==> flow/design.v <==
module alu (input signed [10:0] regA, regB,  
				input [1:0] opcode,
				input clock, computestrobe,
				output reg signed[20:0] result,  
				output reg remain,  
				output reg [20:0] remainder  
				);
	reg [10:0] N, D;
	reg signed [20:0] res_t;
	reg [20:0] rem_t;
	reg signed [22:0] P;
	integer i;
	always @(posedge clock) begin
		if (computestrobe) begin
			res_t = result;
			rem_t = remainder; 
			remain <= 1'b0;
			case(opcode)
			2'b00 : begin 
				res_t = regA + regB;
			end
			2'b01 : begin
				res_t = regA - regB;
			end
			2'b10 : begin
				P = {{11{1'b0}}, regB, 1'b0};
				for (i = 11; i > 0; i = i-1) begin
					case (P [1:0]) 
						2'b01 : P[22:12] = P[22:12] + regA;
						2'b10 : P[22:12] = P[22:12] - regA;
						default: begin end
					endcase
					P = {P[22], P[22:1]};
				end
				res_t = P [21:1];
			end
			2'b11 : begin
				res_t = 21'd0;
				rem_t = 21'd0;
				N = (regA[10] == 1)? -regA: regA;
				D = (regB[10] == 1)? -regB: regB;
				if(D != 11'd0) begin  
					for (i = 10; i >= 0; i = i-1) begin
						rem_t = rem_t << 1;
						rem_t[0] = N[i];
						if (rem_t >= D) begin
							rem_t = rem_t - D;
							res_t[i] = 1'b1;
						end
					end
					if(regA[10] == 1'b1 && rem_t != 21'd0) begin  
						rem_t = D - rem_t;
						res_t = res_t + 1'b1;
					end
					res_t = ((regA[10] == 1)^(regB[10] == 1))? -res_t:res_t;
					remain <= 1'b1;
				end
			end
			default : begin	end
			endcase
			result <= res_t;
			remainder <= rem_t;
		end
	end
endmodule 
module bcdtobin (
	input [31:0] BCD,
	output reg signed [10:0] binout);
	reg signed [10:0] temp;
	always @ (*) begin
		temp = 11'd0;  
		if(BCD[3:0] < 4'b1010) begin  
			temp = temp + BCD[3:0];		
		end else if (BCD[3:0] == 4'b1110) begin  
			temp = -temp;  
		end
		if(BCD[7:4] < 4'b1010) begin  
			temp = temp + (11'd10*BCD[7:4]);		
		end else if (BCD[7:4] == 4'b1110) begin  
			temp = -temp;
		end
		if(BCD[11:8] < 4'b1010) begin  
			temp = temp + (11'd100 * BCD[11:8]);
		end else if (BCD[11:8] == 4'b1110) begin  
			temp = -temp;
		end
		if(BCD[15:12] == 4'b1110) begin  
			temp = -temp;
		end
		binout = temp;
	end
endmodule 
module bintobcd(input signed [20:0] bin,
						output reg [31:0] bcdnum);
		reg [51:0] masterreg;
		reg negative;
		integer i;
		always @(bin) begin
			masterreg = {52{1'b0}};
			negative = (bin[20] == 1)? 1'b1: 1'b0;
			masterreg[19:0] = (negative)? -bin[19:0]: bin[19:0];
			for (i = 0; i < 20; i = i + 1) begin
				if(masterreg[23:20] >= 4'd5 ) begin
				  masterreg[23:20] = masterreg[23:20] + 4'd3;
				end
				if(masterreg[27:24] >= 4'd5 ) begin
				  masterreg[27:24] = masterreg[27:24] + 4'd3;
				end
				if(masterreg[31:28] >= 4'd5 ) begin
				  masterreg[31:28] = masterreg[31:28] + 4'd3;
				end
				if(masterreg[35:32] >= 4'd5 ) begin
				  masterreg[35:32] = masterreg[35:32] + 4'd3;
				end
				if(masterreg[39:36] >= 4'd5 ) begin
				  masterreg[39:36] = masterreg[39:36] + 4'd3;
				end
				if(masterreg[43:40] >= 4'd5 ) begin
				  masterreg[43:40] = masterreg[43:40] + 4'd3;
				end
				if(masterreg[47:44] >= 4'd5 ) begin
				  masterreg[47:44] = masterreg[47:44] + 4'd3;
				end
				masterreg = masterreg << 1;
			end
			masterreg[51:48] = (negative)? 4'b1110 : 4'b1111;
			bcdnum = masterreg[51:20];
		end
	endmodule 
module numlength (input signed [20:0] binary_num,
	output reg [3:0]length);
reg signed [20:0] abs_num;
always @ (*) begin
	abs_num = (binary_num[20] == 1)? -binary_num: binary_num;
	length <= 3'd1;
	if (abs_num > 22'd9) length <= 3'd2;
	if (abs_num > 22'd99) length <= 3'd3;
	if (abs_num > 22'd999) length <= 3'd4;
	if (abs_num > 22'd9999) length <= 3'd5;
	if (abs_num > 22'd99999) length <= 3'd6;
end
endmodule
module resultformatter (input clock, remain,
					input [20:0] ALUresult, ALUremainder,
					output reg [31:0] formattedresult, 
					output reg [31:0] result_formem);
	wire [3:0] length_result, length_remainder;
	reg [31:0] temp_result, temp_result_1, temp_remainder;
	reg [3:0] result_used, result_used_1, remainder_used;
	wire [31:0] result_bcd, remainder_bcd;
	wire result_neg;
	numlength resultlength (.binary_num(ALUresult),
									.length(length_result));
	numlength remainderlength (.binary_num(ALUremainder),
										.length(length_remainder));
	bintobcd result_to_bcd(.bin(ALUresult),
									.bcdnum(result_bcd));
	bintobcd remainder_to_bcd(.bin(ALUremainder),
									.bcdnum(remainder_bcd));
	assign result_neg = ALUresult[20];
	integer i;
	reg [31:0] fr_t, fm_t;
	always @ (posedge clock) begin
		fr_t = formattedresult;
		result_used = 4'd0;
		remainder_used = 4'd0;
		temp_remainder = remainder_bcd;
		temp_result = result_bcd;
		for (i = 0; i < 8; i = i + 1) begin
			fr_t = fr_t >> 4;  
			if (remainder_used < length_remainder && remain) begin  
				fr_t[31:28] = temp_remainder[3:0];  
				temp_remainder = temp_remainder >> 4;  
				remainder_used = remainder_used + 1'd1;  
			end else if (remainder_used == length_remainder && remain) begin
				fr_t[31:28] = 4'b1010;  
				remainder_used = remainder_used + 1'd1;
			end else if (result_used < length_result) begin  
				fr_t[31:28] = temp_result[3:0];  
				temp_result = temp_result >> 4;  
				result_used = result_used + 1'd1;  
			end else if (result_used == length_result && result_neg == 1) begin  
				fr_t[31:28] = 4'b1110;  
				result_used = result_used + 1'd1;
			end else begin
				fr_t[31:28] = 4'b1111;  
			end
		end
		formattedresult <= fr_t;
	end
	always @ (posedge clock) begin
		fm_t = result_formem;
		result_used_1 = 3'd0;
		temp_result_1 = result_bcd;
		for (i = 0; i < 8; i = i + 1) begin
			fm_t = fm_t >> 4;
			if (result_used_1 < length_result && result_used_1 < 3'd3) begin  
				fm_t[31:28] = temp_result_1[3:0];
				temp_result_1 = temp_result_1 >> 4;
				result_used_1 = result_used_1 + 1'd1;
			end else begin
				fm_t[31:28] = 4'b1111;  
			end
		end
		result_formem <= fm_t;
	end
endmodule 
module control (input dig_in,
				input reset_in,
				input ex_in,
				input op_in,
				input bksp_in,
				input MS_in,
				input MR_in,
				input MC_in,
				input sub_in,
				input clock,
				input rst,
				output reg bksp_A,
				output reg bksp_B,
				output reg load_A,
				output reg load_B,
				output reg load_mem,
				output reg clear_mem,
				output reg load_A_mem,
				output reg load_B_mem,
				output reg load_op,
				output reg execute,
				output reg reset_out,
				output reg [1:0] display_select);
	parameter start = 0, op_A = 1, op_A_neg = 2, oprnd = 3, op_B = 4, op_B_neg = 5, result = 6;
	reg[2:0]state;
	always @(posedge clock) begin
		if (rst) state <= start;
		else case(state)
			start: begin
				if (sub_in) state <= op_A_neg;
				if (dig_in || MR_in) state <= op_A;
			end
			op_A: begin
				if(op_in) state <= oprnd;
				if(reset_in) state <= start;
			end
			op_A_neg: begin
				if (sub_in || bksp_in) state <= start;
				if (dig_in || MR_in) state <= op_A;
				if(reset_in) state <= start;
			end
			oprnd: begin
				if (sub_in) state <= op_B_neg;
				if(dig_in) state <= op_B;
				if(reset_in) state <= start;
			end
			op_B: begin
				if(ex_in) state <= result;
				if(reset_in) state <= start;
			end
			op_B_neg: begin
				if (sub_in || bksp_in) state <= oprnd;
				if (dig_in || MR_in) state <= op_B;
				if(reset_in) state <= start;
			end
			result: begin
				if (reset_in) state <= start;
			end
		endcase
	end
	always @(*) begin
		bksp_A <= 0;
		bksp_B <= 0;
		load_A <= 0;
		load_B <= 0;
		load_mem <= (MS_in)? 1'b1:1'b0;
		clear_mem <= (MC_in)? 1'b1:1'b0;
		load_A_mem <= 0;
		load_B_mem <= 0;
		load_op <= 0;
		execute <= 0;
		reset_out <= 0;
		case(state)
			start: begin
				if (MR_in) load_A_mem <=1;
				else if (sub_in || dig_in) load_A <= 1;
				else 	reset_out <= 1;
				display_select <= 2'b00;
			end
			op_A: begin
				if(dig_in) load_A <= 1;
				if(MR_in) load_A_mem <=1;
				if(bksp_in) bksp_A <= 1;
				if (op_in) load_op <= 1;
				display_select = 2'b00;
			end
			op_B: begin
				if(dig_in) load_B <= 1;
				if(MR_in) load_B_mem <=1;
				if(bksp_in) bksp_B <= 1;
				if(ex_in) execute <= 1;
				display_select = 2'b01;
			end
			op_A_neg: begin
				if(dig_in) load_A <= 1;
				if (sub_in || bksp_in) bksp_A <= 1'b1;
				if(MR_in) load_A_mem <=1;
				display_select = 2'b00;
			end
			op_B_neg: begin
				if(dig_in) load_B <= 1;
				if(MR_in) load_B_mem <=1;
				if (sub_in || bksp_in) bksp_B <= 1'b1;
				display_select = 2'b01;
			end
			oprnd: begin
				if (sub_in || dig_in) load_B <= 1'b1;
				display_select = 2'b01;
			end
			result: begin
				display_select = 2'b10;
			end
			default : begin
				display_select <= 2'b00;
			end
		endcase
	end
endmodule
module bcdreg (input clock,
			input rst,
			input [3:0] digit,
			input [31:0] mem,
			input load,
			input bksp,
			input clear,
			input load_mem,
			output reg [31:0] bcdreg
);
	reg [31:0] nxt;
	always @ (posedge clock) begin
			nxt = bcdreg;
			if (rst || clear) begin  
				nxt = {8{4'b1111}};
			end else if (load_mem) begin
				nxt = mem;
			end else if (bksp) begin
				nxt = nxt >> 4;
				nxt[31:28] = 4'b1111;
			end else if (load) begin
				if(nxt[11:8] == 4'b1110) begin 
					nxt[15:0] = nxt[15:0] << 4;
				end else begin
					nxt[11:0] = nxt[11:0] << 4;
				end
				nxt[3:0] = digit;
			end
		bcdreg <= nxt;
	end
endmodule 
module memreg (input clock,
			input rst,
			input [31:0] mem_input,
			input load,
			input clear,
			output reg [31:0] memreg
);
	always @ (posedge clock) begin
			if (rst || clear) begin
				memreg <= {{7{4'b1111}},4'b0000};
			end else if (load) begin
				memreg <= mem_input;
			end 
	end
endmodule 
module memmux (input [1:0] display_select,
					input [31:0] A, B, result,
					output reg [31:0] mem_input);
	always @(*) begin
		case (display_select)
			2'b00 : mem_input = A;
			2'b01 : mem_input = B;
			2'b10 : mem_input = result;
			default : mem_input = A;
		endcase
	end
endmodule 
module displaymux (input [1:0] display_select,
					input [31:0] reg_A, reg_B, reg_result,
					output reg [3:0] hex0_out, hex1_out, hex2_out, hex3_out, hex4_out, hex5_out, hex6_out, hex7_out);
	reg [31:0] selected_reg;
	always @(*) begin
		case (display_select)
			2'b00 : selected_reg = reg_A;
			2'b01 : selected_reg = reg_B;
			2'b10 : selected_reg = reg_result;
			default : selected_reg = reg_A;
		endcase
	 hex0_out = selected_reg[3:0];
	 hex1_out = selected_reg[7:4];
	 hex2_out = selected_reg[11:8];
	 hex3_out = selected_reg[15:12];
	 hex4_out = selected_reg[19:16];
	 hex5_out = selected_reg[23:20];
	 hex6_out = selected_reg[27:24];
	 hex7_out = selected_reg[31:28];
	end
endmodule 
module char_7seg( input [3:0] S,
						output reg [0:6] Display);
	always @(S)
	begin
		case (S)
		4'b0000  : Display <= 7'b0000001;  
		4'b0001  : Display <= 7'b1001111;  
		4'b0010  : Display <= 7'b0010010;  
		4'b0011  : Display <= 7'b0000110;  
		4'b0100  : Display <= 7'b1001100;  
		4'b0101  : Display <= 7'b0100100;  
		4'b0110  : Display <= 7'b0100000;  
		4'b0111  : Display <= 7'b0001111;  
		4'b1000  : Display <= 7'b0000000;  
		4'b1001  : Display <= 7'b0001100;  
		4'b1010  : Display <= 7'b1111010;  
		4'b1110  : Display <= 7'b1111110;  
		default  : Display <= 7'b1111111;  
		endcase
	end
endmodule
module inputhandler (
	input keystrobe,
	input [3:0] keycode,
	output dig_strobe,
	output reset_strobe,
	output ex_strobe,
	output op_strobe,
	output sub_strobe,
	output [3:0] dig_code,
	output [1:0] op_code);
assign dig_strobe = ((keycode < 4'b1010) && keystrobe)? 1'b1:1'b0;
assign reset_strobe = ((keycode == 4'b1010) && keystrobe)? 1'b1:1'b0;
assign ex_strobe = ((keycode == 4'b1011) && keystrobe)? 1'b1:1'b0;
assign op_strobe = ((keycode > 4'b1011) && keystrobe)? 1'b1:1'b0;
assign sub_strobe = ((keycode == 4'b1110) && keystrobe)? 1'b1:1'b0;
assign dig_code = keycode;
assign op_code = ~keycode[1:0];  
endmodule
module opreg (input load,
			input [1:0] op_code,
			input clock,
			output reg [1:0] operator);
	always @ (posedge clock) begin
		if(load)	operator <= op_code;
	end
endmodule 
module posedgetrigger (
		input clock,
		input rst,
		input signal,
		output strobe);
	reg signal_last;
	always @(posedge clock) begin
			if (rst) signal_last <= 1'b0;
			else signal_last <= signal;
	end
	assign strobe = (signal && ~signal_last)? 1'b1:1'b0;
endmodule 
module negedgetrigger (
		input clock,
		input rst,
		input signal,
		output strobe);
	reg signal_last;
	always @(posedge clock) begin
			if (rst) signal_last <= 1'b1;
			else signal_last <= signal;
	end
	assign strobe = (~signal && signal_last)? 1'b1:1'b0;
endmodule 
module PBhandler (
	input [3:0] KEY,
	input clock,
	input rst,
	output bksp_strobe,
	output MS_strobe,
	output MR_strobe,
	output MC_strobe);
negedgetrigger bksp (.clock(clock), .rst(rst), .signal(KEY[0]), .strobe(bksp_strobe));
negedgetrigger MS (.clock(clock), .rst(rst), .signal(KEY[1]), .strobe(MS_strobe));
negedgetrigger MR (.clock(clock), .rst(rst), .signal(KEY[2]), .strobe(MR_strobe));
negedgetrigger MC (.clock(clock), .rst(rst), .signal(KEY[3]), .strobe(MC_strobe));
endmodule
`default_nettype none
module calculator (input CLOCK_50,
							input RESET,
							input KEYPRESSED,
							input [3:0] KEYCODE,
							input [3:0] KEY,
							output [0:6] HEX0, HEX1, HEX2, HEX3, HEX4, HEX5, HEX6, HEX7
							);
		wire clockmain = CLOCK_50;
		wire rst = RESET;
		wire [3:0] keycode = KEYCODE;
		wire keystrobe;
		wire load_A, load_B;
		wire bksp_A, bksp_B;
		posedgetrigger keypressedge (.clock(clockmain), .rst(rst), .signal(KEYPRESSED), .strobe(keystrobe));
		wire dig_strobe, reset_strobe, ex_strobe, op_strobe, sub_strobe;
		wire [3:0] dig_code;
		wire [1:0] op_code;
		inputhandler keypad (
			.keystrobe(keystrobe),
			.keycode(keycode),
			.dig_strobe(dig_strobe),
			.reset_strobe(reset_strobe),
			.ex_strobe(ex_strobe),
			.op_strobe(op_strobe),
			.sub_strobe(sub_strobe),
			.dig_code(dig_code),
			.op_code(op_code)
		);
		wire bksp_strobe, MS_strobe, MR_strobe, MC_strobe;
		PBhandler PB (
			.KEY(KEY),
			.clock(clockmain),
			.rst(rst),
			.bksp_strobe(bksp_strobe),
			.MS_strobe(MS_strobe),
			.MR_strobe(MR_strobe),
			.MC_strobe(MC_strobe)
		);
		wire [1:0] display_select;
		wire load_op, reset_state, execute, load_A_mem, load_B_mem, load_mem, clear_mem;
		control FSM (
			.dig_in(dig_strobe),
			.reset_in(reset_strobe),
			.ex_in(ex_strobe),
			.op_in(op_strobe),
			.bksp_in(bksp_strobe),
			.MS_in(MS_strobe),
			.MR_in(MR_strobe),
			.MC_in(MC_strobe),
			.sub_in(sub_strobe),
			.clock(clockmain),
			.rst(rst),
			.bksp_A(bksp_A),
			.bksp_B(bksp_B),
			.load_A(load_A),
			.load_B(load_B),
			.load_mem(load_mem),
			.clear_mem(clear_mem),
			.load_A_mem(load_A_mem),
			.load_B_mem(load_B_mem),
			.load_op(load_op),
			.reset_out(reset_state),
			.execute(execute),  
			.display_select(display_select)
		);
		wire[31:0] reg_A, reg_B;
		wire [31:0] memory_selected, memory_stored;
		bcdreg operand_A (.clock(clockmain), .rst(rst),
							.digit(dig_code),
							.load(load_A),
							.bksp(bksp_A),
							.clear(reset_state),
							.bcdreg(reg_A),
							.mem(memory_stored),
							.load_mem(load_A_mem)
							);
		bcdreg operand_B (.clock(clockmain), .rst(rst),
							.digit(dig_code),
							.load(load_B),
							.bksp(bksp_B),
							.clear(reset_state),
							.bcdreg(reg_B),
							.mem(memory_stored),
							.load_mem(load_B_mem)
							);
		wire [1:0] operator;
		opreg op (.clock(clockmain),
			.load(load_op),
			.op_code(op_code),
			.operator(operator)
		);
		wire [10:0] reg_A_binary, reg_B_binary;
		wire [31:0] reg_result, reg_memresult;
		wire [20:0] result_bin, remainder_bin; 
		wire remain;
		bcdtobin reg_A_tobinary (.BCD(reg_A), .binout(reg_A_binary));
		bcdtobin reg_B_tobinary (.BCD(reg_B), .binout(reg_B_binary));
		alu alu_1 (.regA(reg_A_binary), 
					.regB(reg_B_binary),
					.opcode(operator),
					.clock(clockmain),
					.computestrobe(execute),
					.result(result_bin),
					.remain(remain),
					.remainder(remainder_bin));
		resultformatter resultformatter_1 (.clock(clockmain),
														.remain(remain),
														.ALUresult(result_bin),
														.ALUremainder(remainder_bin),
														.formattedresult(reg_result),
														.result_formem(reg_memresult));
		memmux memory_select (.display_select(display_select),
									.A(reg_A),
									.B(reg_B),
									.result(reg_memresult),
									.mem_input(memory_selected));
		memreg memory_register (.clock(clockmain), .rst(rst),
										.mem_input(memory_selected),
										.load(load_mem),
										.clear(clear_mem),
										.memreg(memory_stored));
		wire [3:0] hex0char_A, hex1char_A, hex2char_A, bcdneg_A;
		wire [3:0] hex0char_B, hex1char_B, hex2char_B, bcdneg_B;
		wire [3:0] hex0_out, hex1_out, hex2_out, hex3_out, hex4_out, hex5_out, hex6_out, hex7_out;
		displaymux displayMUX (.display_select(display_select),
								.reg_A(reg_A),
								.reg_B(reg_B),
								.reg_result(reg_result),
								.hex0_out(hex0_out), 
								.hex1_out(hex1_out), 
								.hex2_out(hex2_out), 
								.hex3_out(hex3_out), 
								.hex4_out(hex4_out), 
								.hex5_out(hex5_out), 
								.hex6_out(hex6_out), 
								.hex7_out(hex7_out)
								);
		char_7seg H0 (.S(hex0_out), .Display(HEX0));
		char_7seg H1 (.S(hex1_out), .Display(HEX1));
		char_7seg H2 (.S(hex2_out), .Display(HEX2));
		char_7seg H3 (.S(hex3_out), .Display(HEX3));
		char_7seg H4 (.S(hex4_out), .Display(HEX4));
		char_7seg H5 (.S(hex5_out), .Display(HEX5));
		char_7seg H6 (.S(hex6_out), .Display(HEX6));
		char_7seg H7 (.S(hex7_out), .Display(HEX7));
endmodule 
# From RTL to reports: calculator
# Tool output for the design above, in the order of the flow.
# Line numbers count from 1 in the design file above.
# Operators carry their Yosys type and port widths (W data, S select, Z words).
# Cell names lack the library's common part.
# The mark -- stands for no value.
# design
top	calculator
clock_port	CLOCK_50
lib	sky130hd
pvt_corner	tt_025C_1v80

# Word-level counts
# Counts by Yosys on the flattened word-level netlist (proc, flatten, opt, wreduce; memories kept). Register bits leave out memories and registers merged into their read ports (data or address). Print and check cells are left out.
# Memory sizes are those after Yosys's memory passes, which may raise the word count (mostly to a power of two), join words into wider ones and drop unused or constant bits.
# classes
addsub	295
n_mul	4
n_cmp	283
equal	61
muxes	566
logic	8
reduce_and_logical	69
# ops
cell	count
$mux W4	273
$mux W20	47
$ge A4 B3 Y1 const B	210
$add A4 B2 Y4 const B	186
$mux W11	33
$mux W21	15
$pmux W11 S2	10
$ge A21 B11 Y1	10
$sub A20 B11 Y20	9
$mux W3	52
$add A11 B11 Y11	14
$pmux W32 S2	2
$mux W24	5
$mux W28	4
$mux W16	7
$sub A11 B11 Y11	10
$mux W12	9
$mux W1	91
$neg A11 Y11	8
$pmux W21 S4	1
$add A3 B2 Y3 const B	24
$lt A4 B4 Y1	18
$mul A5 B4 Y9 const A	2
$mux W32	2
$neg A21 Y21	3
$add A4 B1 Y4 const B	15
$eq A4 B4 Y1	12
$logic_and A1 B1 Y1	42
# Not listed: further kinds 59, cells in them 172.
# bits
ff_bits	213
rom_bits	896
mem_count	8
input_bits	11
output_inout_bits	56
elab_cells	1320
# memory_table
memory	words	width	read_ports	write_ports	line	text
(no name shown)	16	7	1	0	409	case (S)
(no name shown)	16	7	1	0	409
(no name shown)	16	7	1	0	409
(no name shown)	16	7	1	0	409
(no name shown)	16	7	1	0	409
(no name shown)	16	7	1	0	409
# Memories not listed: 2.

# Depth
# Yosys ltp: most cells in a row. Word level: on the elaborated netlist, between registers, memories and ports. Mapped: between sequential cells and ports; inverters and the memories' decode and read muxes count.
# logic_depth
word_depth	77
ABC_AREA	1
depth_mapped	232
ltp_nobuf	213

# After synthesis
# The flow's flattened synthesis, as Yosys stat reports it; memories are mapped. The netlist is that of the ABC_AREA named above (0 if unset); the other value can give another one.
# The area totals of this step are shown rounded.
# mapped
cells	8876
mapped_area_mm2	0.0508
seqArea_mm2	0.00479
ff_cells	217
n_buf	205
# by_type
cell	count	type_area_um2
ha_1	669	8.37E+03
nand2_1	2132	8E+03
inv_1	1520	5.71E+03
o21ai_0	828	4.14E+03
nand3_1	726	3.63E+03
dfxtp_1	172	3.44E+03
nor2_1	880	3.3E+03
xor2_1	264	2.31E+03
a21oi_1	376	1.88E+03
edfxtp_1	45	1.35E+03
xnor2_1	83	726.947
nand4_1	102	638.112
fa_1	31	620.595
clkbuf_1	143	536.765
nor3_1	96	480.461
o21ai_1	95	475.456
o211ai_1	45	337.824
or2_2	52	325.312
# Other cell types: 54; their cells: 617.

# Timing after synthesis
# Path of least setup slack by OpenSTA after synthesis, without wires, with an ideal clock, recovery checks aside; 20% of the period is set as input and as output delay. Where synthesis merged equal registers, the netlist keeps one of their names.
# synth_timing
path_type	reg-to-reg
startpoint	reg operand_A.bcdreg[5]
endpoint	reg alu_1.remainder[18]
clock_period_ns	50.0
setup_ns	0.146
launch_ns	0.000
arrival_time_ns	31.843
required_time_ns	49.854
path_slack_ns	18.011
delay_ns	31.989
path_stages	220
path_buffers	22
period_less_setup_slack_ns	31.989
# "delay_ns" is the arrival time less input delay plus setup time.
# "path_stages" counts driving pins, that of a launching flip-flop among them; a cell with two outputs on the path counts twice.
# "period_less_setup_slack_ns" is the clock period less the worst setup slack; recovery checks do not enter. This is arithmetic on one report: input and output delays are still those of the set period (20% each).
# Between the ends stands the longest chain of elaborated cells between them, by number of cells; it is not shown to be the way that was timed. Of several equally long chains one is given.
# A line is the first line of the expression or statement that the cell stems from. Yosys adds cells for indexed reads and writes and turns some case tables into memories.
# synth_via
cell_sequence	dfxtp_1 > inv_1 > nor4_1 > inv_1 > nor2_1 > xor2_1 > nand2_1 > o21ai_0 > inv_1 > ha_1 > fa_1 > nand2_1 > inv_1 > o21a_1 > nor2_1 > nor2_1 > nor2_1 > o21ai_0 > [... 184 more ...] > nand2_1 > ha_1 > a21oi_1 > inv_1 > a31oi_1 > o21ai_0 > a21oi_1 > o21bai_1 > a21oi_1 > o21bai_1 > nand2_1 > a21oi_1 > inv_1 > nor2_1 > nand3_1 > o21ai_0 > o21ai_0 > a21oi_1
elab_chain_len	70
cone_cells	86
cone_lines	17
cone_classes	add/sub (17); mul (1); compare (12); eq/ne (1); mux (53); reduce/logical (2)
# synth_rtl
element	line	text
from (decl)	334	output reg [31:0] bcdreg
from (assign)	354	bcdreg <= nxt;
$mul A3 B4 Y7	78	temp = temp + (11'd10*BCD[7:4]);
$add A11 B11 Y11	78
$mux W11	77	if(BCD[7:4] < 4'b1010) begin
$neg A11 Y11	85	temp = -temp;
$mux W11	84	end else if (BCD[11:8] == 4'b1110) begin
$mux W11	82	if(BCD[11:8] < 4'b1010) begin
$neg A11 Y11	88	temp = -temp;
[... 56 more ...]	--
$mux W21	18	case(opcode)
$mux W21	14	if (computestrobe) begin
$reduce_bool A21 Y1	51	if(regA[10] == 1'b1 && rem_t != 21'd0) begin
$logic_and A1 B1 Y1	51
$mux W21	51
$mux W21	42	if(D != 11'd0) begin
$mux W21	18
to (assign)	62	remainder <= rem_t;
to (decl)	6	output reg [20:0] remainder

# Worst path after layout
# From the final timing report of run 1: the path of least setup slack in the routed layout; clock arrival at registers is part of the times.
# layout_timing
path_type	reg-to-reg
startpoint	reg operand_A.bcdreg[5]
endpoint	reg alu_1.remainder[19]
clock_period_ns	58.1
setup_ns	0.15
launch_ns	0.57
arrival_time_ns	38.06
required_time_ns	58.52
path_slack_ns	20.46
path_stages	204
path_buffers	2
# Between the ends stands the longest chain of elaborated cells between them, by number of cells; it is not shown to be the way that was timed. Of several equally long chains one is given.
# layout_via
cell_sequence	dfxtp_1 > inv_1 > nor4_1 > inv_1 > nor2_1 > xor2_1 > nand2_1 > o21ai_0 > inv_1 > ha_1 > fa_1 > nand2_1 > inv_1 > o21a_1 > nor2_1 > nor2_1 > nor2_1 > o21ai_0 > [... 168 more ...] > nand3_1 > nand2_1 > a21oi_1 > o21bai_1 > nand3_1 > a21oi_1 > o21ai_0 > nand2_1 > nand2_1 > inv_1 > o21ai_0 > nand2_1 > nand3_1 > nor2_1 > nand3_1 > o21ai_0 > o21ai_0 > a21oi_1
elab_chain_len	70
cone_cells	86
cone_lines	17
cone_classes	add/sub (17); mul (1); compare (12); eq/ne (1); mux (53); reduce/logical (2)
# layout_rtl
element	line	text
from (decl)	334	output reg [31:0] bcdreg
from (assign)	354	bcdreg <= nxt;
$mul A3 B4 Y7	78	temp = temp + (11'd10*BCD[7:4]);
$add A11 B11 Y11	78
$mux W11	77	if(BCD[7:4] < 4'b1010) begin
$neg A11 Y11	85	temp = -temp;
$mux W11	84	end else if (BCD[11:8] == 4'b1110) begin
$mux W11	82	if(BCD[11:8] < 4'b1010) begin
$neg A11 Y11	88	temp = -temp;
[... 56 more ...]	--
$mux W21	18	case(opcode)
$mux W21	14	if (computestrobe) begin
$reduce_bool A21 Y1	51	if(regA[10] == 1'b1 && rem_t != 21'd0) begin
$logic_and A1 B1 Y1	51
$mux W21	51
$mux W21	42	if(D != 11'd0) begin
$mux W21	18
to (assign)	62	remainder <= rem_t;
to (decl)	6	output reg [20:0] remainder

Ticket comment

Flow measurements of calculator on sky130hd: 4 stored runs with different settings, listed in no order. Input and output delays are each 20% of the period that was set; the output load is 0.01 pF.
"clock_period_reached_ns" means the clock period less the worst setup slack. The figure is calculated, with input and output delays left at 20% of the set period.
"worst_path_ns": the worst setup path's part of the clock period (all of it between registers, 20% less for each end at a port) less its slack. A launch clock that arrives late makes it longer, a capture clock that arrives late makes it shorter.
Measured values are rounded.

Run 1, flow files:
==> flow/run.sh <==
#!/bin/bash
# the make line also repeats the synthesis and layout settings of config.mk as NAME=value (left out here)
make -C /OpenROAD-flow-scripts/flow DESIGN_CONFIG=/design/flow/config.mk WORK_HOME=/design/flow/orfs CLKGATE_MAP_FILE= finish
==> flow/config.mk <==
export PLATFORM = sky130hd
export DESIGN_NAME = calculator
export DESIGN_NICKNAME = calculator
export VERILOG_FILES = /design/flow/design.v
export SDC_FILE = /design/flow/constraint.sdc
export NUM_CORES = 4
export LEC_CHECK = 0
export ABC_AREA = 1
export CAP_MARGIN = 20
export CELL_PAD_IN_SITES_GLOBAL_PLACEMENT = 1
export CORE_MARGIN = 3
export CORE_UTILIZATION = 19
export CTS_CLUSTER_DIAMETER = 53
export PLACE_DENSITY = 0.48
export SETUP_SLACK_MARGIN = 5.0
export SLEW_MARGIN = 0
==> flow/constraint.sdc <==
create_clock -name core_clock -period 58.1 [get_ports {CLOCK_50}]
set_input_delay 11.6200 -clock core_clock [delete_from_list [all_inputs] [get_ports {CLOCK_50}]]
set_output_delay 11.6200 -clock core_clock [all_outputs]
set_load 0.01 [all_outputs]

==> results of run 1, as CSV <==
result,value
hold_worst_slack_ns,0.469
synthesis_area_mm2,0.0508
final_setup_ws_ns,20.5
finish.stdcell_area_mm2,0.0571
tns_setup_ns,0.000
die_footprint_mm2,0.274
clock_period_reached_ns,37.640
worst_path_ns,37.64
worst_setup_path_type,"reg-to-reg"
post_route_util_pct,21.5

Run 2, flow files:
==> flow/run.sh <==
#!/bin/bash
# the make line also repeats the synthesis and layout settings of config.mk as NAME=value (left out here)
make -C /OpenROAD-flow-scripts/flow DESIGN_CONFIG=/design/flow/config.mk WORK_HOME=/design/flow/orfs CLKGATE_MAP_FILE= finish
==> flow/config.mk <==
export PLATFORM = sky130hd
export DESIGN_NAME = calculator
export DESIGN_NICKNAME = calculator
export VERILOG_FILES = /design/flow/design.v
export SDC_FILE = /design/flow/constraint.sdc
export NUM_CORES = 4
export LEC_CHECK = 0
export ABC_AREA = 1
export CAP_MARGIN = 15
export CORE_ASPECT_RATIO = 1.03
export CORE_MARGIN = 2
export CORE_UTILIZATION = 23
export SETUP_SLACK_MARGIN = 1.74
export SLEW_MARGIN = 25
==> flow/constraint.sdc <==
create_clock -name core_clock -period 50.0 [get_ports {CLOCK_50}]
set_input_delay 10.0000 -clock core_clock [delete_from_list [all_inputs] [get_ports {CLOCK_50}]]
set_output_delay 10.0000 -clock core_clock [all_outputs]
set_load 0.01 [all_outputs]

==> results of run 2, as CSV <==
result,value
hold_worst_slack_ns,0.473
synthesis_area_mm2,0.0508
final_setup_ws_ns,13.4
finish.stdcell_area_mm2,0.0555
tns_setup_ns,0.000
die_footprint_mm2,0.225
clock_period_reached_ns,36.627
worst_path_ns,36.63
worst_setup_path_type,"reg-to-reg"
post_route_util_pct,25.2

Run 3, flow files:
==> flow/run.sh <==
#!/bin/bash
# the make line also repeats the synthesis and layout settings of config.mk as NAME=value (left out here)
make -C /OpenROAD-flow-scripts/flow DESIGN_CONFIG=/design/flow/config.mk WORK_HOME=/design/flow/orfs CLKGATE_MAP_FILE= finish
==> flow/config.mk <==
export PLATFORM = sky130hd
export DESIGN_NAME = calculator
export DESIGN_NICKNAME = calculator
export VERILOG_FILES = /design/flow/design.v
export SDC_FILE = /design/flow/constraint.sdc
export NUM_CORES = 4
export LEC_CHECK = 0
export ABC_AREA = 1
export CAP_MARGIN = 20
export CORE_MARGIN = 2
export CORE_UTILIZATION = 31
export SLEW_MARGIN = 20
==> flow/constraint.sdc <==
create_clock -name core_clock -period 38.4 [get_ports {CLOCK_50}]
set_input_delay 7.6800 -clock core_clock [delete_from_list [all_inputs] [get_ports {CLOCK_50}]]
set_output_delay 7.6800 -clock core_clock [all_outputs]
set_load 0.01 [all_outputs]

==> results of run 3, as CSV <==
result,value
hold_worst_slack_ns,0.473
synthesis_area_mm2,0.0508
final_setup_ws_ns,3.90
finish.stdcell_area_mm2,0.0549
tns_setup_ns,0.000
die_footprint_mm2,0.167
clock_period_reached_ns,34.496
worst_path_ns,34.50
worst_setup_path_type,"reg-to-reg"
post_route_util_pct,33.7

Run 4, flow files:
==> flow/run.sh <==
#!/bin/bash
# the make line also repeats the synthesis and layout settings of config.mk as NAME=value (left out here)
make -C /OpenROAD-flow-scripts/flow DESIGN_CONFIG=/design/flow/config.mk WORK_HOME=/design/flow/orfs CLKGATE_MAP_FILE= finish
==> flow/config.mk <==
export PLATFORM = sky130hd
export DESIGN_NAME = calculator
export DESIGN_NICKNAME = calculator
export VERILOG_FILES = /design/flow/design.v
export SDC_FILE = /design/flow/constraint.sdc
export NUM_CORES = 4
export LEC_CHECK = 0
export ABC_AREA = 1
export CAP_MARGIN = 10
export CELL_PAD_IN_SITES_GLOBAL_PLACEMENT = 3
export CORE_MARGIN = 3
export CORE_UTILIZATION = 19
export CTS_CLUSTER_DIAMETER = 53
export GPL_TIMING_DRIVEN = 1
export PLACE_DENSITY_LB_ADDON = 0.12
export SETUP_SLACK_MARGIN = 5.0
export SLEW_MARGIN = 0
export TNS_END_PERCENT = 70
==> flow/constraint.sdc <==
create_clock -name core_clock -period 58.1 [get_ports {CLOCK_50}]
set_input_delay 11.6200 -clock core_clock [delete_from_list [all_inputs] [get_ports {CLOCK_50}]]
set_output_delay 11.6200 -clock core_clock [all_outputs]
set_load 0.01 [all_outputs]

==> results of run 4, as CSV <==
result,value
hold_worst_slack_ns,0.478
synthesis_area_mm2,0.0508
final_setup_ws_ns,20.0
finish.stdcell_area_mm2,0.0572
tns_setup_ns,0.000
die_footprint_mm2,0.274
clock_period_reached_ns,38.118
worst_path_ns,38.12
worst_setup_path_type,"reg-to-reg"
post_route_util_pct,21.5
